==> flow/design.v <==
module add #(parameter width = 32 )
(
    input [width-1:0]a,
    input [width-1:0]b,
    output [width-1:0]c
);
    assign c=a+b;
endmodule
module mux2#(parameter width = 32)
(
    input [width-1:0]a,b,
    input sel,
    output [width-1:0]c
);
assign c = sel==0? a:b;
endmodule
module mux3#(parameter width = 32)
(
    input [width-1:0]a,b,c,
    input [1:0]sel,
    output reg[width-1:0]d
);
always@(*)
begin
    if(sel==2'b00)d=a;
    else if(sel==2'b01)d=b;
    else if(sel==2'b10)d=c;
    else d=0;
end
endmodule
`timescale 1ns / 1ps
module mux4#(parameter width = 32)
(
    input [width-1:0]a,b,c,d,
    input [1:0]sel,
    output reg[width-1:0]e
);
always@(*)
begin
    if(sel==2'b00)e=a;
    else if(sel==2'b01)e=b;
    else if(sel==2'b10)e=c;
    else e=d;
end
endmodule
`timescale 1ns / 1ps
module alu#(parameter WIDTH=32)
(
input [WIDTH-1:0]a,b,
input sel,
output wire[WIDTH-1:0]c,
output zero,
output less
    );
assign c= sel==0? a+b:a-b;
assign zero= c==0? 1:0;  
assign less= c[31]==1? 1:0;
endmodule
`timescale 1ns / 1ps
module Imm
#(parameter 
ADDI=7'b0010011,
ADD=7'b0110011,
SUB=7'b0110011,
AUIPC=7'b0010111,
JAL=7'b1101111,
JALR=7'b1100111,
BEQ=7'b1100011,
BLT=7'b1100011,
LW=7'b0000011,
SW=7'b0100011)
(
input[31:0]in,
output reg[31:0]data
    );
always@(*)
begin
    case(in[6:0])
    ADDI:begin if(~in[31])data={20'b0,in[31:20]};else data={20'b1111_1111_1111_1111_1111,in[31:20]};end
    AUIPC:data={in[31:12],12'b0};
    JAL:begin if(~in[31])data={11'b0,in[31],in[19:12],in[20],in[30:21],1'b0};else data={11'b1111_1111_111,in[31],in[19:12],in[20],in[30:21],1'b0};end
    JALR:begin if(~in[31])data={20'b0,in[31:20]};else data={20'b1111_1111_1111_1111_1111,in[31:20]};end
    BEQ:begin if(~in[31])data={19'b0,in[31],in[7],in[30:25],in[11:8],1'b0};else data={19'b1111_1111_1111_1111_111,in[31],in[7],in[30:25],in[11:8],1'b0};end 
    LW:begin if(~in[31])data={20'b0,in[31:20]};else data={20'b1111_1111_1111_1111_1111,in[31:20]};end
    SW:begin if(~in[31])data={20'b0,in[31:25],in[11:7]};else data={20'b1111_1111_1111_1111_1111,in[31:25],in[11:7]};end
    default:data=32'b0;
    endcase
end
endmodule
`timescale 1ns / 1ps
module control
#(parameter 
ADDI=7'b0010011,
ADD=7'b0110011,
JAL=7'b1101111,
BEQ=7'b1100011,
LW=7'b0000011,
SW=7'b0100011,
JALR=7'b1100111,
AUIPC=7'b0010111
)
(
input hit,
input [31:0]in,
output[31:0]ctrl
    );
reg MemWrite, MemRead, RegWrite;
reg ALUop;  
reg [1:0] RegSrc; 
reg ALUSrc; 
reg jal,beq,blt,jalr,ALUSrc0;
wire [6:0] opcode;
wire [2:0] funct3;
wire [6:0] funct7;
assign opcode=in[6:0];
assign funct3=in[14:12];
assign funct7=in[31:25];
always@(*)
begin
    case(in[6:0])
    ADDI:begin 
    MemWrite <= 0;
    MemRead <= 0; 
    RegWrite <= 1; 
    RegSrc <= 2;
    ALUSrc0 <= 0;
    ALUSrc <= 1;
    ALUop <= 0;
    jal <= 0;
    beq <= 0;
    blt <= 0;
    jalr <= 0;
    end
    ADD:begin 
    MemWrite <= 0;
    MemRead <= 0; 
    RegWrite <= 1; 
    RegSrc <= 2; 
    ALUSrc0 <= 0;
    ALUSrc <= 0;
    ALUop <= funct7==0? 0:1;
    jal <= 0;
    beq <= 0;
    blt <= 0;
    jalr <= 0;
    end
    JAL:begin
    MemWrite <= 0;
    MemRead <= 0;
    RegWrite <= 1;
    RegSrc <= 0; 
    ALUSrc0 <= 0;
    ALUSrc <= 1;
    ALUop <= 0;
    jal <= 1;
    beq <= 0;
    blt <= 0;
    jalr <= 0;
    end
    JALR:begin
    MemWrite <= 0;
    MemRead <= 0;
    RegWrite <= 1;
    RegSrc <= 0; 
    ALUSrc0 <= 0;
    ALUSrc <= 1;
    ALUop <= 0;
    jal <= 0;
    beq <= 0;
    blt <= 0;
    jalr <= 1;
    end
    BEQ:begin
    MemWrite <= 0;
    MemRead <= 0;
    RegWrite <= 0;
    RegSrc <= 0; 
    ALUSrc0 <= 0;
    ALUSrc <= 0;
    ALUop <= 1;
    jal <= 0;
    beq <= funct3==0? 1:0;
    blt <= funct3==0? 0:1;
    jalr <= 0;
    end
    LW:begin
    MemWrite <= 0;
    MemRead <= 1;
    RegWrite <= 1;
    RegSrc <= 1; 
    ALUSrc0 <= 0;
    ALUSrc <= 1;
    ALUop <= 0;
    jal <= 0;
    beq <= 0;
    blt <= 0;
    jalr <= 0;
    end
    SW:begin
    MemWrite <= 1;
    MemRead <= 0;
    RegWrite <= 0;
    RegSrc <= 0; 
    ALUSrc0 <= 0;
    ALUSrc <= 1;
    ALUop <= 0;
    jal <= 0;
    beq <= 0;
    blt <= 0;
    jalr <= 0;
    end
    AUIPC:begin
    MemWrite <= 0;
    MemRead <= 0; 
    RegWrite <= 1; 
    RegSrc <= 2;
    ALUSrc0 <= 1;
    ALUSrc <= 1;
    ALUop <= 0;
    jal <= 0;
    beq <= 0;
    blt <= 0;
    jalr <= 0;
    end
    default:begin 
    MemWrite <= 0;
    MemRead <= 0;
    RegWrite <= 0;
    RegSrc <= 0; 
    ALUSrc0 <= 0;
    ALUSrc <= 0;
    ALUop <= 0;
    jal <= 0;
    beq <= 0;
    blt <= 0;
    jalr <= 0;
    end
    endcase
end
assign ctrl={hit,3'b0,4'b0,4'b0,1'b0,RegWrite,RegSrc,2'b0,MemRead,MemWrite,blt,jalr,jal,beq,2'b0,ALUSrc0,ALUSrc,3'b0,ALUop};
endmodule
module register
#(parameter WIDTH=32)
(
input clk,we,
input [4:0]wa,ra0,ra1,ra2,
input [WIDTH-1:0]wd,
output [WIDTH-1:0]rd0,rd1,rd2
    );
reg [WIDTH-1:0] regfile[0:31];
assign rd0 = (ra0 == 0) ? 0 : ((we == 1) && (wa == ra0)) ? wd : regfile[ra0];
assign rd1 = (ra1 == 0) ? 0 : ((we == 1) && (wa == ra1)) ? wd : regfile[ra1];
assign rd2 = (ra2 == 0) ? 0 : ((we == 1) && (wa == ra2)) ? wd : regfile[ra2];
always@(posedge  clk) 
begin
    if(we && wa != 0) regfile[wa] <= wd;
end
endmodule
`timescale 1ns / 1ps
module SegmentRegister(
input[223:0]in,
input clk,rst,wr,arst,
output[31:0]ctrl,pc,pc4,a,b,ir,imm
    );
reg[223:0]out;
always@(posedge clk, posedge arst)
begin
    if(arst)out<=0;
    else if(rst)out<=0;
    else if(!wr)out<=in;
    else out<=out;
end
assign imm=out[31:0];
assign ir=out[63:32];
assign b=out[95:64];
assign a=out[127:96];
assign pc4=out[159:128];
assign pc=out[191:160];
assign ctrl=out[223:192];
endmodule
`timescale 1ns / 1ps
module PCregister(
input[31:0]a,
input clk,rst,wr,
output [31:0]b
    );
reg[31:0]PC;
always@(posedge clk,posedge rst)
begin
    if(rst)PC<=32'b0000_0000_0000_0000_0011_0000_0000_0000;
    else if(!wr)PC<=a;
end
assign b=PC;
endmodule
`timescale 1ns / 1ps
module Forwarding_Unit(
    input EX_MEM_RegWrite,
    input MEM_WB_RegWrite,
    input [4:0] ID_EX_RegRs1,
    input [4:0] ID_EX_RegRs2,
    input [4:0] EX_MEM_RegRd,
    input [4:0] MEM_WB_RegRd,
    output [1:0]ForwardA,
    output [1:0]ForwardB
    );
reg [1:0]Reg_ForwardA;
reg [1:0]Reg_ForwardB;
always@(*)
begin
    if(EX_MEM_RegWrite && (EX_MEM_RegRd != 0)
      && (EX_MEM_RegRd == ID_EX_RegRs1) )
       Reg_ForwardA <= 1;
    else if(MEM_WB_RegWrite && (MEM_WB_RegRd != 0)
      && (MEM_WB_RegRd == ID_EX_RegRs1)&&~(EX_MEM_RegWrite && (EX_MEM_RegRd!=0)&&(EX_MEM_RegRd==ID_EX_RegRs1)) )
       Reg_ForwardA <= 2;
    else 
       Reg_ForwardA <= 0;
end
always@(*)
begin
     if(EX_MEM_RegWrite && (EX_MEM_RegRd != 0)
      && (EX_MEM_RegRd == ID_EX_RegRs2) )
       Reg_ForwardB <= 1;
     else if(MEM_WB_RegWrite && (MEM_WB_RegRd != 0)
      && (MEM_WB_RegRd == ID_EX_RegRs2)&&~(EX_MEM_RegWrite && (EX_MEM_RegRd!=0)&&(EX_MEM_RegRd==ID_EX_RegRs2)) )
       Reg_ForwardB <= 2;
     else 
       Reg_ForwardB <= 0;
end
assign ForwardA = Reg_ForwardA;
assign ForwardB = Reg_ForwardB;
endmodule
`timescale 1ns / 1ps
module Hazard_Detection_Unit(
    input [4:0] IF_ID_RegRs1,
    input [4:0] IF_ID_RegRs2,
    input [4:0] ID_EX_RegRd,
    input ID_EX_MemRead,
    output reg stop,rst
    );
    always@(*)
    begin
    if(ID_EX_MemRead&&((IF_ID_RegRs1!=0&&IF_ID_RegRs1==ID_EX_RegRd)||(IF_ID_RegRs2!=0&&IF_ID_RegRs2==ID_EX_RegRd)))
    begin
    stop=1'b1;
    rst=1'b1;
    end
    else
    begin
    stop=1'b0;
    rst=1'b0;
    end
    end
endmodule
`timescale 1ns / 1ps
module BHT(
input clk,
input rst,
input [31:0] pc,
input [31:0] brpc_update,
input [31:0] prepc_update,
input is_br_jal,
input really,
output reg [31:0] pcout,
output hit);
reg [1:0] ptr;
reg [31:0] brpc[0:3];
reg [31:0] prepc[0:3];
reg [1:0] state[0:3];
integer i;
assign hit=((pc==brpc[0])&state[0][1])|((pc==brpc[1])&state[1][1])|((pc==brpc[2])&state[2][1])|((pc==brpc[3])&state[3][1]);
always@(*)
begin
   if((pc==brpc[0]) && state[0][1])
      pcout=prepc[0];
   else if((pc==brpc[1]) && state[1][1])
      pcout=prepc[1];
   else if((pc==brpc[2]) && state[2][1])
      pcout=prepc[2];
   else if((pc==brpc[3]) && state[3][1])
      pcout=prepc[3];
   else
      pcout=pc;
end
always@(posedge clk or posedge rst)
begin
   if(rst)
   begin
      ptr<=0;
      for(i=0;i<4;i=i+1)
      begin
         brpc[i]<=0;
         prepc[i]<=0;
         state[i]<=0;
      end
   end
   else if(is_br_jal)
   begin
      if(really)
      begin
         if(brpc_update==brpc[0])
         begin
            case(state[0])
            2'b00:state[0]<=2'b01;
            2'b01:state[0]<=2'b11;
            2'b10:state[0]<=2'b11;
            2'b11:state[0]<=2'b11;
            endcase
         end
         else if(brpc_update==brpc[1])
         begin
            case(state[1])
            2'b00:state[1]<=2'b01;
            2'b01:state[1]<=2'b11;
            2'b10:state[1]<=2'b11;
            2'b11:state[1]<=2'b11;
            endcase
         end
         else if(brpc_update==brpc[2])
         begin
            case(state[2])
            2'b00:state[2]<=2'b01;
            2'b01:state[2]<=2'b11;
            2'b10:state[2]<=2'b11;
            2'b11:state[2]<=2'b11;
            endcase
         end
         else if(brpc_update==brpc[3])
         begin
            case(state[3])
            2'b00:state[3]<=2'b01;
            2'b01:state[3]<=2'b11;
            2'b10:state[3]<=2'b11;
            2'b11:state[3]<=2'b11;
            endcase
         end
         else
         begin
            brpc[ptr]<=brpc_update;
            prepc[ptr]<=prepc_update;
            state[ptr]<=2'b01;
            ptr<=ptr+2'b1;
         end
      end
      else
      begin
         if(brpc_update==brpc[0])
         begin
            case(state[0])
            2'b00:state[0]<=2'b00;
            2'b01:state[0]<=2'b00;
            2'b10:state[0]<=2'b00;
            2'b11:state[0]<=2'b10;
            endcase
         end
         else if(brpc_update==brpc[1])
         begin
            case(state[1])
            2'b00:state[1]<=2'b00;
            2'b01:state[1]<=2'b00;
            2'b10:state[1]<=2'b00;
            2'b11:state[1]<=2'b10;
            endcase
         end
         else if(brpc_update==brpc[2])
         begin
            case(state[2])
            2'b00:state[2]<=2'b00;
            2'b01:state[2]<=2'b00;
            2'b10:state[2]<=2'b00;
            2'b11:state[2]<=2'b10;
            endcase
         end
         else if(brpc_update==brpc[3])
         begin
            case(state[3])
            2'b00:state[3]<=2'b00;
            2'b01:state[3]<=2'b00;
            2'b10:state[3]<=2'b00;
            2'b11:state[3]<=2'b10;
            endcase
         end
      end
   end
end
endmodule
`timescale 1ns / 1ps
module cache(
input clk,
input rst,
input [7:0]cpu_req_addr,
input cpu_req_rw,
input cpu_req_valid,
input [31:0]cpu_data_write,
output reg [31:0]cpu_data_read,
output reg cpu_ready,
output reg [7:0]mem_req_addr,
output reg mem_req_rw,
output reg mem_req_valid,
output reg [127:0]mem_data_write,
input [127:0]mem_data_read,
input mem_ready
);
parameter V = 133;
parameter D = 132;
parameter TagMSB = 131;
parameter TagLSB = 128;
parameter BlockMSB = 127;
parameter BlockLSB = 0 ;
parameter IDLE=0;
parameter CompareTag=1;
parameter Allocate=2;
parameter WriteBack=3;
parameter RST=4;
reg [133:0] cache_data[0:3];            
reg [2:0]state,next_state;
wire hit;
wire [1:0]cpu_req_index;
wire [3:0]cpu_req_tag;
wire [1:0]cpu_req_offset;
assign cpu_req_offset=cpu_req_addr[1:0];
assign cpu_req_index=cpu_req_addr[3:2];
assign cpu_req_tag=cpu_req_addr[7:4];
integer i;
always@(posedge clk,posedge rst)
if(rst)
begin
    state<=RST;
end
else
    state<=next_state;
always@(*)
case(state)
    RST:next_state=IDLE;
    IDLE:if(cpu_req_valid)
            next_state=CompareTag;
         else
            next_state=IDLE;
    CompareTag:if(hit)
                   next_state=IDLE;
               else if(cache_data[cpu_req_index][V:D]==2'b11)                
                   next_state=WriteBack;
               else 
                   next_state=Allocate;
    Allocate:if(mem_ready)
                   next_state=CompareTag;
             else
                   next_state=Allocate;
    WriteBack:if(mem_ready)
                   next_state=Allocate;
              else
                   next_state=WriteBack;
      default:next_state=IDLE;
endcase
assign hit = cache_data[cpu_req_index][V]&(cache_data[cpu_req_index][TagMSB:TagLSB]==cpu_req_tag)? 1:0;
always@(posedge clk,posedge rst)
if(rst)
begin
    cpu_ready<=1'b0;
    mem_req_valid<=1'b0;
end
else if(state==RST)
    ;
else if(state==IDLE)
    begin
    cpu_ready<=1'b0;
    mem_req_valid<=1'b0;
    end
else if(state==CompareTag)
    cpu_ready<=hit;
else if(state==Allocate)
    mem_req_valid<=~mem_ready;
else if(state==WriteBack)
    mem_req_valid<=~mem_ready;
else
begin
    cpu_ready<=1'b0;
    mem_req_valid<=1'b0;
end
always@(posedge clk)
if(state==RST)
    for(i=0;i<4;i=i+1)
        cache_data[i]<=0; 
else if(state==CompareTag)
    if(hit)
        if(cpu_req_rw==1'b0)               
        begin
            cpu_data_read<=cache_data[cpu_req_index][cpu_req_offset*32 +:32];
        end
        else                                
        begin
            cache_data[cpu_req_index][cpu_req_offset*32 +:32]=cpu_data_write;
            cache_data[cpu_req_index][D]=1'b1;
        end
    else
        ;
else if(state==Allocate)                  
    if(!mem_ready)
    begin
        mem_req_addr<={cpu_req_addr[7:2],2'b00};
        mem_req_rw<=1'b0;
    end
    else
    begin
        cache_data[cpu_req_index][BlockMSB:BlockLSB]<=mem_data_read;
        cache_data[cpu_req_index][V:D]<=2'b10;
        cache_data[cpu_req_index][TagMSB:TagLSB]<=cpu_req_tag;
    end
else if(state==WriteBack)                           
    if(!mem_ready)
    begin
        mem_req_addr<={cache_data[cpu_req_index][TagMSB:TagLSB],cpu_req_index,2'b00};
        mem_req_rw<=1'b1;
        mem_data_write<=cache_data[cpu_req_index][BlockMSB:BlockLSB];
    end
endmodule
`timescale 1ns / 1ps
module MMU
#(
parameter WriteMiss=0,
parameter WriteHit=1,
parameter ReadHit=2,
parameter ReadMiss=3,
parameter WriteDirtyMiss=4,
parameter ReadDirtyMiss=5
)
(
input [7:0]a,
input [31:0]d,
input clk,
input we,
output [31:0]spo,
input re,
output stop,
input rst,
output [7:0]mem_req_addr,
output mem_req_rw,
output mem_req_valid,
output [127:0]mem_data_write,
input [127:0]mem_data_read,
input mem_ready
    );
wire [31:0]cpu_data_read;
wire cpu_ready;
wire cpu_req_valid;
assign spo = cpu_data_read;
assign cpu_req_valid = (re|we)&~cpu_ready;
assign stop = ~cpu_ready&(re|we);
cache cache(.clk(clk),
.rst(rst),
.cpu_req_addr(a),
.cpu_req_rw(we),
.cpu_req_valid(cpu_req_valid),
.cpu_data_write(d),
.cpu_data_read(cpu_data_read),
.cpu_ready(cpu_ready),
.mem_req_addr(mem_req_addr),
.mem_req_rw(mem_req_rw),
.mem_req_valid(mem_req_valid),
.mem_data_write(mem_data_write),
.mem_data_read(mem_data_read),
.mem_ready(mem_ready));
endmodule
`timescale 1ns / 1ps
module  cpu_pl (
  input clk,
  input rst,
  output [7:0] imem_addr,
  input [31:0] imem_data,
  output [7:0] mem_req_addr,
  output mem_req_rw,
  output mem_req_valid,
  output [127:0] mem_data_write,
  input [127:0] mem_data_read,
  input mem_ready,
  output [7:0] io_addr,
  output [31:0] io_dout,
  output io_we,
  input [31:0] io_din
);
wire [31:0] pc, pcd, ir, pcin, pce, a, b, imm, ctrl, y, bm, ctrlm, yw, mdr, ctrlw;
wire [4:0] rd, rdm, rdw;
wire wait_stop; 
wire [31:0]hit_nouse0,nouse1,nouse2,nouse3,nouse4,nouse5,nouse6;
wire [31:0]ir0,pc4;
wire [31:0]pcsrc; 
reg [1:0]pcsel;
wire stop,rst_IF_ID;
wire[31:0]pc4d;
wire [31:0]brpc_update,prepc_update,pcout,pcin0,pc_error0,pc_error1,pc_jalr;
wire is_br_jal;
wire really,hit;
BHT BHT_jump(clk,rst,pc,brpc_update,prepc_update,is_br_jal,really,pcout,hit);
assign brpc_update = pce;
assign prepc_update = pcsrc;
assign is_br_jal = ctrl[8]|ctrl[9]|ctrl[11];
mux2 pcmux(pc4,pcout,hit,pcin0);
mux4 pcmux1(pcin0,pc_error0,pc_error1,pc_jalr,pcsel,pcin);
PCregister PC(pcin,clk,rst,stop|wait_stop,pc);
add pcadd(pc,32'b0100,pc4);
assign imem_addr = pc[9:2];
assign ir0 = imem_data;
SegmentRegister IF_ID({hit,31'b0,pc,pc4,32'b0,32'b0,ir0,32'b0},clk,rst_IF_ID,stop|wait_stop,rst,hit_nouse0,pcd,pc4d,nouse1,nouse2,ir,nouse3);
wire RegWrite,rst_ID_EX,rst_ID_EX0,rst_ID_EX1;
wire [31:0]wd,rd1,rd2,immd,ctrld,pc4e,ire;
wire [31:0]rs2_or_imm,alunum1,alunum2,aluresult,irm,irw,rs1_or_pc;
wire [31:0]rf_nouse;
register registerfile(clk,RegWrite,rdw,5'b0,ir[19:15],ir[24:20],wd,rf_nouse,rd1,rd2);
Imm Immnumber(ir,immd);
control Control(hit_nouse0[31],ir,ctrld);
SegmentRegister ID_EX(wait_stop ? {ctrl,pce,pc4e,alunum1,alunum2,ire,imm} : {ctrld,pcd,pc4d,rd1,rd2,ir,immd},
    clk,rst_ID_EX,1'b0,rst,ctrl,pce,pc4e,a,b,ire,imm);
assign rd=ire[11:7];
Hazard_Detection_Unit Hazard_Detection(ir[19:15],ir[24:20],ire[11:7],ctrl[13],stop,rst_ID_EX0);
wire [1:0]afwd,bfwd;
wire zero,less;
wire [31:0]pc4m;
wire jalr;
mux2 rd2_imm(alunum2,imm,ctrl[4],rs2_or_imm);
add addar(pce,imm,pcsrc);
mux3 fwda(a,y,wd,afwd,alunum1);
mux3 fwdb(b,y,wd,bfwd,alunum2);
mux2 rs1_pc(alunum1,pce,ctrl[5],rs1_or_pc);
Forwarding_Unit forwarding_unit(ctrlm[18],ctrlw[18],ire[19:15],ire[24:20],irm[11:7],irw[11:7],afwd,bfwd);
alu ALU(rs1_or_pc,rs2_or_imm,ctrl[0],aluresult,zero,less);
assign rst_ID_EX1 = ((really&~ctrl[31])|(~really&ctrl[31])|jalr);
assign rst_ID_EX = (rst_ID_EX0|rst_ID_EX1)&(~wait_stop);
assign rst_IF_ID = ((really&~ctrl[31])|(~really&ctrl[31])|jalr)&(~wait_stop);
assign jalr = ctrl[10];
assign pc_jalr = aluresult;
assign pc_error0 = pc4e;
assign pc_error1 = pcsrc;
always@(*)
begin
    if(jalr)
    pcsel<=2'b11;
    else if(~really&ctrl[31])
    pcsel<= 2'b01;
    else if(really&~ctrl[31])
    pcsel <= 2'b10;
    else
    pcsel <= 2'b00;
end
assign really = (zero&ctrl[8])|ctrl[9]|(ctrl[11]&less);
SegmentRegister EX_MEM({ctrl,32'b0,pc4e,aluresult,alunum2,ire,32'b0},clk,1'b0,wait_stop,rst,ctrlm,nouse4,pc4m,y,bm,irm,nouse5);
assign rdm=irm[11:7];
wire [31:0]lw_data,pc4w,bmw;
wire mem_write;
assign mem_write=ctrlm[12]&~y[10];
MMU Dmmu(.a(y[9:2]),.d(bm),.clk(clk),.we(mem_write),.spo(lw_data),.re(ctrlm[13]&~y[10]),.stop(wait_stop),.rst(rst),
    .mem_req_addr(mem_req_addr),.mem_req_rw(mem_req_rw),.mem_req_valid(mem_req_valid),
    .mem_data_write(mem_data_write),.mem_data_read(mem_data_read),.mem_ready(mem_ready));
SegmentRegister MEM_WB({ctrlm,bm,pc4m,lw_data,y,irm,32'b0},clk,wait_stop,1'b0,rst,ctrlw,bmw,pc4w,mdr,yw,irw,nouse6);
assign rdw=irw[11:7];
wire [31:0]wrdata;
mux2 mdr_or_io(mdr,io_din,yw[10],wrdata);
mux3 rfwd(pc4w,wrdata,yw,ctrlw[17:16],wd);
assign RegWrite=ctrlw[18];
assign io_addr=yw[7:0];
assign io_dout=bmw;
assign io_we=yw[10]&ctrlw[12];
endmodule
==> From RTL to reports: cpu_pl <==
The steps from the RTL of cpu_pl to its reports follow in flow order.
Lines are those of the file above, counted from 1.
Library cell names are shortened.
{ "setup": {"top_module": "cpu_pl", "clk_port": "clk", "library": "sky130hd", "corner": "tt_025C_1v80"} }

==> Word-level counts <==
Yosys after proc, flatten, opt, wreduce and memory -nomap, before mapping. Print and check cells are not counted. Equal cells are merged and count once.
Yosys's memory passes give these memory sizes; they may raise the number of words (mostly to a power of two), join words into wider ones and drop unused or constant bits.
{ "op_classes": {"n_addsub": 6, "n_eq": 76, "shift": 3, "mux": 206, "n_logic": 53, "n_reduce_logical": 88} }
{ "op_table": {"columns": ["cell", "n"], "rows": [
  ["two-way mux 128 bit", 16],
  ["two-way mux 134 bit", 14],
  ["two-way mux 32 bit", 30],
  ["two-way mux 224 bit", 4],
  ["bitwise AND 134 bit", 4],
  ["bitwise OR 134 bit", 4],
  ["parallel mux 134 bit (select 4 bit)", 1],
  ["two-way mux 132 bit", 4],
  ["== test 32 bit", 8],
  ["two-way mux 211 bit", 1],
  ["parallel mux 32 bit (select 5 bit)", 1],
  ["variable part select 134 x 8 -> 32 bit", 1],
  ["NOT 134 bit", 1],
  ["variable shift 32 x 33 -> 134 bit", 1],
  ["variable shift 32 x 33 -> 134 bit (first input constant)", 1],
  ["two-way mux 2 bit", 59],
  ["adder 32 bit", 2],
  ["two-way mux 4 bit", 16],
  ["AND reduction 6 bit", 9],
  ["OR reduction 3 bit", 14],
  ["== test 5 bit", 8],
  ["two-way mux 1 bit", 40],
  ["parallel mux 2 bit (select 2 bit)", 9],
  ["== test 2 bit (second input constant)", 17],
  ["negator 7 -> 33 bit", 1],
  ["adder 32 x 3 -> 32 bit (second input constant)", 1],
  ["subtractor 32 bit", 1],
  ["zero test 32 bit", 1]
]} }
Not listed: further kinds 35, cells in them 163.
{ "bits": {"register_bits": 1814, "mem_bits_rw": 1024, "n_memories": 1, "inputBits": 195, "output_inout_bits": 187, "wordCells": 463} }
{ "mem_list": {"columns": ["name", "size", "word_bits", "read_ports", "wr", "line_no", "source"], "rows": [
  ["registerfile.regfile", 32, 32, 2, 1, 250, "reg [WIDTH-1:0] regfile[0:31];"]
]} }

==> Logic depth <==
Yosys ltp: most cells in a row. Word level: on the elaborated netlist, between registers, memories and ports. Mapped: between sequential cells and ports; inverters and the memories' decode and read muxes count.
{ "logic_depth": {"depth_word": 27, "ABC_AREA": 1, "depth_mapped": 52} }

==> After synthesis <==
The flow's flattened synthesis, as Yosys stat reports it; memories are mapped. The netlist is that of the ABC_AREA named above (0 if unset); the other value can give another one.
{ "mapped": {"cell_count": 15703, "area_um2": 130385.0, "seq_area_um2": 67193.2, "ffs": 2554, "n_buf": 1240} }
{ "types": {"columns": ["type", "n", "type_area_um2"], "rows": [
  ["edfxtp_1", 1191, 3.58E+04],
  ["dfrtp_1", 824, 2.06E+04],
  ["o21ai_0", 3166, 1.58E+04],
  ["dfxtp_1", 536, 1.07E+04],
  ["a21oi_1", 1787, 8.94E+03],
  ["nand2_1", 1924, 7.22E+03],
  ["inv_1", 1570, 5.89E+03],
  ["nor2_1", 1339, 5026.07],
  ["clkbuf_1", 1013, 3.8E+03],
  ["o221ai_1", 273, 2.39E+03],
  ["nand3_1", 432, 2.16E+03],
  ["o22ai_1", 297, 1.86E+03],
  ["xor2_1", 146, 1.28E+03],
  ["ha_1", 74, 925.888],
  ["o211ai_1", 122, 915.878],
  ["o2111ai_1", 93, 814.531],
  ["nand4_1", 101, 631.856],
  ["xnor2_1", 66, 578.054]
]} }
Not listed: further types 55, cells in them 749.

==> Timing after synthesis <==
OpenSTA on the mapped netlist: ideal clock, no wires. The path of least setup slack (recovery checks aside). Input and output delay are each 20% of the period. Register names are those of the netlist, which keeps one name where synthesis merged equal registers.
{ "synth_path": {"path_type": "input port to flip-flop", "start": "input port mem_ready", "end": "register Dmmu.cache.mem_data_write[0]", "clock_period_ns": 9.5, "in_delay_ns": 1.900, "setup_ns": 0.929, "arrival_time_ns": 14.080, "path_slack_ns": -5.509, "delay_ns": 13.109, "driving_pins": 3, "synth_period_reached_ns": 15.009} }
"delay_ns" is the arrival time less input delay plus setup time.
"driving_pins" counts driving pins, that of a launching flip-flop among them; a cell with two outputs on the path counts twice.
"synth_period_reached_ns" = period - worst setup slack (recovery checks aside). The figure is calculated, with input and output delays left at 20% of the set period.
The rows between start and end are the longest chain of elaborated cells between them; the timing report does not say that the signal goes this way. Where chains are equally long, one stands for them.
A line is the first line of the expression or statement that the cell stems from. Yosys adds cells for indexed reads and writes and turns some case tables into memories.
{ "synth_between": {"path_cell_list": "inv_1 nand2_1 nor4_1", "elab_chain_len": 2} }
{ "synth_lines": {"columns": ["item", "line_no", "source"], "rows": [
  ["start, declared", 675, "input mem_ready,"],
  ["NOT 1 bit", null, null],
  ["AND reduction 5 bit", null, null],
  ["end, assigned", 614, "mem_data_write<=cache_data[cpu_req_index][BlockMSB:BlockLSB];"],
  ["end, declared", 500, "output reg [127:0]mem_data_write,"]
]} }

==> Timing after layout <==
From the final timing report of flow run A: the path of least setup slack in the routed layout; clock arrival at registers is part of the times.
{ "layout_path": {"path_type": "input port to flip-flop", "start": "input port io_din[8]", "end": "register PC.PC[19]", "clock_period_ns": 11.2, "in_delay_ns": 2.24, "setup_ns": 0.07, "arrival_time_ns": 9.53, "path_slack_ns": 2.50, "driving_pins": 44} }
The rows between start and end are the longest chain of elaborated cells between them; the timing report does not say that the signal goes this way. Where chains are equally long, one stands for them.
{ "layout_between": {"path_cell_list": "clkdlybuf4s50_1 inv_2 nand2_1 o211ai_1 a21oi_2 buf_4 nand3_1 nand3_1 nand2_2 nand2_1 nor3_1 nand3_1 nor2_1 inv_1 nor2_1 nand3_1 o21a_1 nor2_1 (+8 left out) nand2_1 nand4_2 nand2_4 a21oi_4 nand2_8 ha_1 nor2_1 clkinv_1 buf_4 nor2_4 clkinvlp_4 buf_4 o21ai_0 a21oi_1 o21ai_0 o21ai_0 o22ai_1 inv_1", "elab_chain_len": 22} }
{ "layout_lines": {"columns": ["item", "line_no", "source"], "rows": [
  ["start, declared", 679, "input [31:0] io_din"],
  ["two-way mux 32 bit", 15, "assign c = sel==0? a:b;"],
  ["two-way mux 32 bit", 26, "else if(sel==2'b01)d=b;"],
  ["two-way mux 32 bit", 25, "if(sel==2'b00)d=a;"],
  ["two-way mux 32 bit", 27, "else if(sel==2'b10)d=c;"],
  ["two-way mux 32 bit", 26, null],
  ["two-way mux 32 bit", 25, null],
  ["two-way mux 32 bit", 15, null],
  ["(+8 left out)", null, null],
  ["two-way mux 2 bit", 739, "else if(really&~ctrl[31])"],
  ["two-way mux 2 bit", 737, "else if(~really&ctrl[31])"],
  ["two-way mux 2 bit", 735, "if(jalr)"],
  ["== test 2 bit", 42, "else if(sel==2'b10)e=c;"],
  ["two-way mux 32 bit", 42, null],
  ["two-way mux 32 bit", 41, "else if(sel==2'b01)e=b;"],
  ["two-way mux 32 bit", 40, "if(sel==2'b00)e=a;"],
  ["end, assigned", 290, "if(rst)PC<=32'b0000_0000_0000_0000_0011_0000_0000_0000;"],
  ["end, assigned", 291, "else if(!wr)PC<=a;"],
  ["end, declared", 287, "reg[31:0]PC;"]
]} }

FLOW RESULTS
============

Settings and measured results of 3 stored flow runs for module cpu_pl (sky130hd), not sorted in any way. The constraints put input and output delay at 20% of the set period each and load the outputs with 0.01 pF.
"achieved clock period" = clock period - worst setup slack. The figure is calculated, with input and output delays left at 20% of the set period.
"critical setup path time" = time allowed to the worst setup path (clock period - input delay - output delay, where it has them) - its slack; a late launch clock adds to it, a late capture clock takes from it.
"power" is the tool's figure for a default switching activity; nothing was simulated.

==> flow run A: settings <==
{ "ABC_AREA": 1, "CORE_MARGIN": 5, "CORE_UTILIZATION": 64, "CTS_CLUSTER_DIAMETER": 209, "CTS_CLUSTER_SIZE": 78, "GPL_ROUTABILITY_DRIVEN": 0, "SETUP_SLACK_MARGIN": 2.34, "SLEW_MARGIN": 15, "TNS_END_PERCENT": 45, "period_ns": 11.2, "CAP_MARGIN": 20 }
==> flow run A: results <==
post-synthesis cell area: 130385.0 µm²
setup slack of the worst path: 2.497 ns
worst hold slack after layout: 0.478 ns
critical setup path time: 6.46 ns
critical path type: input port to flip-flop
total negative slack on setup checks: 0.000 ns
achieved clock period: 8.703 ns
standard-cell area after layout: 136560.0 µm²
post-layout utilization: 67.4 %
power: 32945 µW
die size: 212853.0 µm²

==> flow run B: settings <==
{ "CORE_UTILIZATION": 40, "period_ns": 9.5, "CAP_MARGIN": 20, "CORE_MARGIN": 2, "SLEW_MARGIN": 20 }
==> flow run B: results <==
post-synthesis cell area: 121980.7 µm²
setup slack of the worst path: 0.627 ns
worst hold slack after layout: 0.449 ns
critical setup path time: 8.87 ns
critical path type: flip-flop to flip-flop
total negative slack on setup checks: 0.000 ns
achieved clock period: 8.873 ns
standard-cell area after layout: 141471.0 µm²
post-layout utilization: 46.7 %
power: 40388 µW
die size: 309386.0 µm²

==> flow run C: settings <==
{ "ABC_AREA": 0, "CORE_ASPECT_RATIO": 1.34, "CORE_MARGIN": 3, "CORE_UTILIZATION": 31, "GPL_ROUTABILITY_DRIVEN": 1, "GPL_TIMING_DRIVEN": 0, "PLACE_DENSITY_LB_ADDON": 0.1, "SETUP_SLACK_MARGIN": 0.81, "SLEW_MARGIN": 15, "TNS_END_PERCENT": 35, "period_ns": 6.56, "CAP_MARGIN": 20 }
==> flow run C: results <==
post-synthesis cell area: 121980.7 µm²
setup slack of the worst path: -1.476 ns
worst hold slack after layout: 0.450 ns
critical setup path time: 8.04 ns
critical path type: flip-flop to flip-flop
total negative slack on setup checks: -689.428 ns
achieved clock period: 8.036 ns
standard-cell area after layout: 151759.0 µm²
post-layout utilization: 38.7 %
power: 64510 µW
die size: 401129.0 µm²
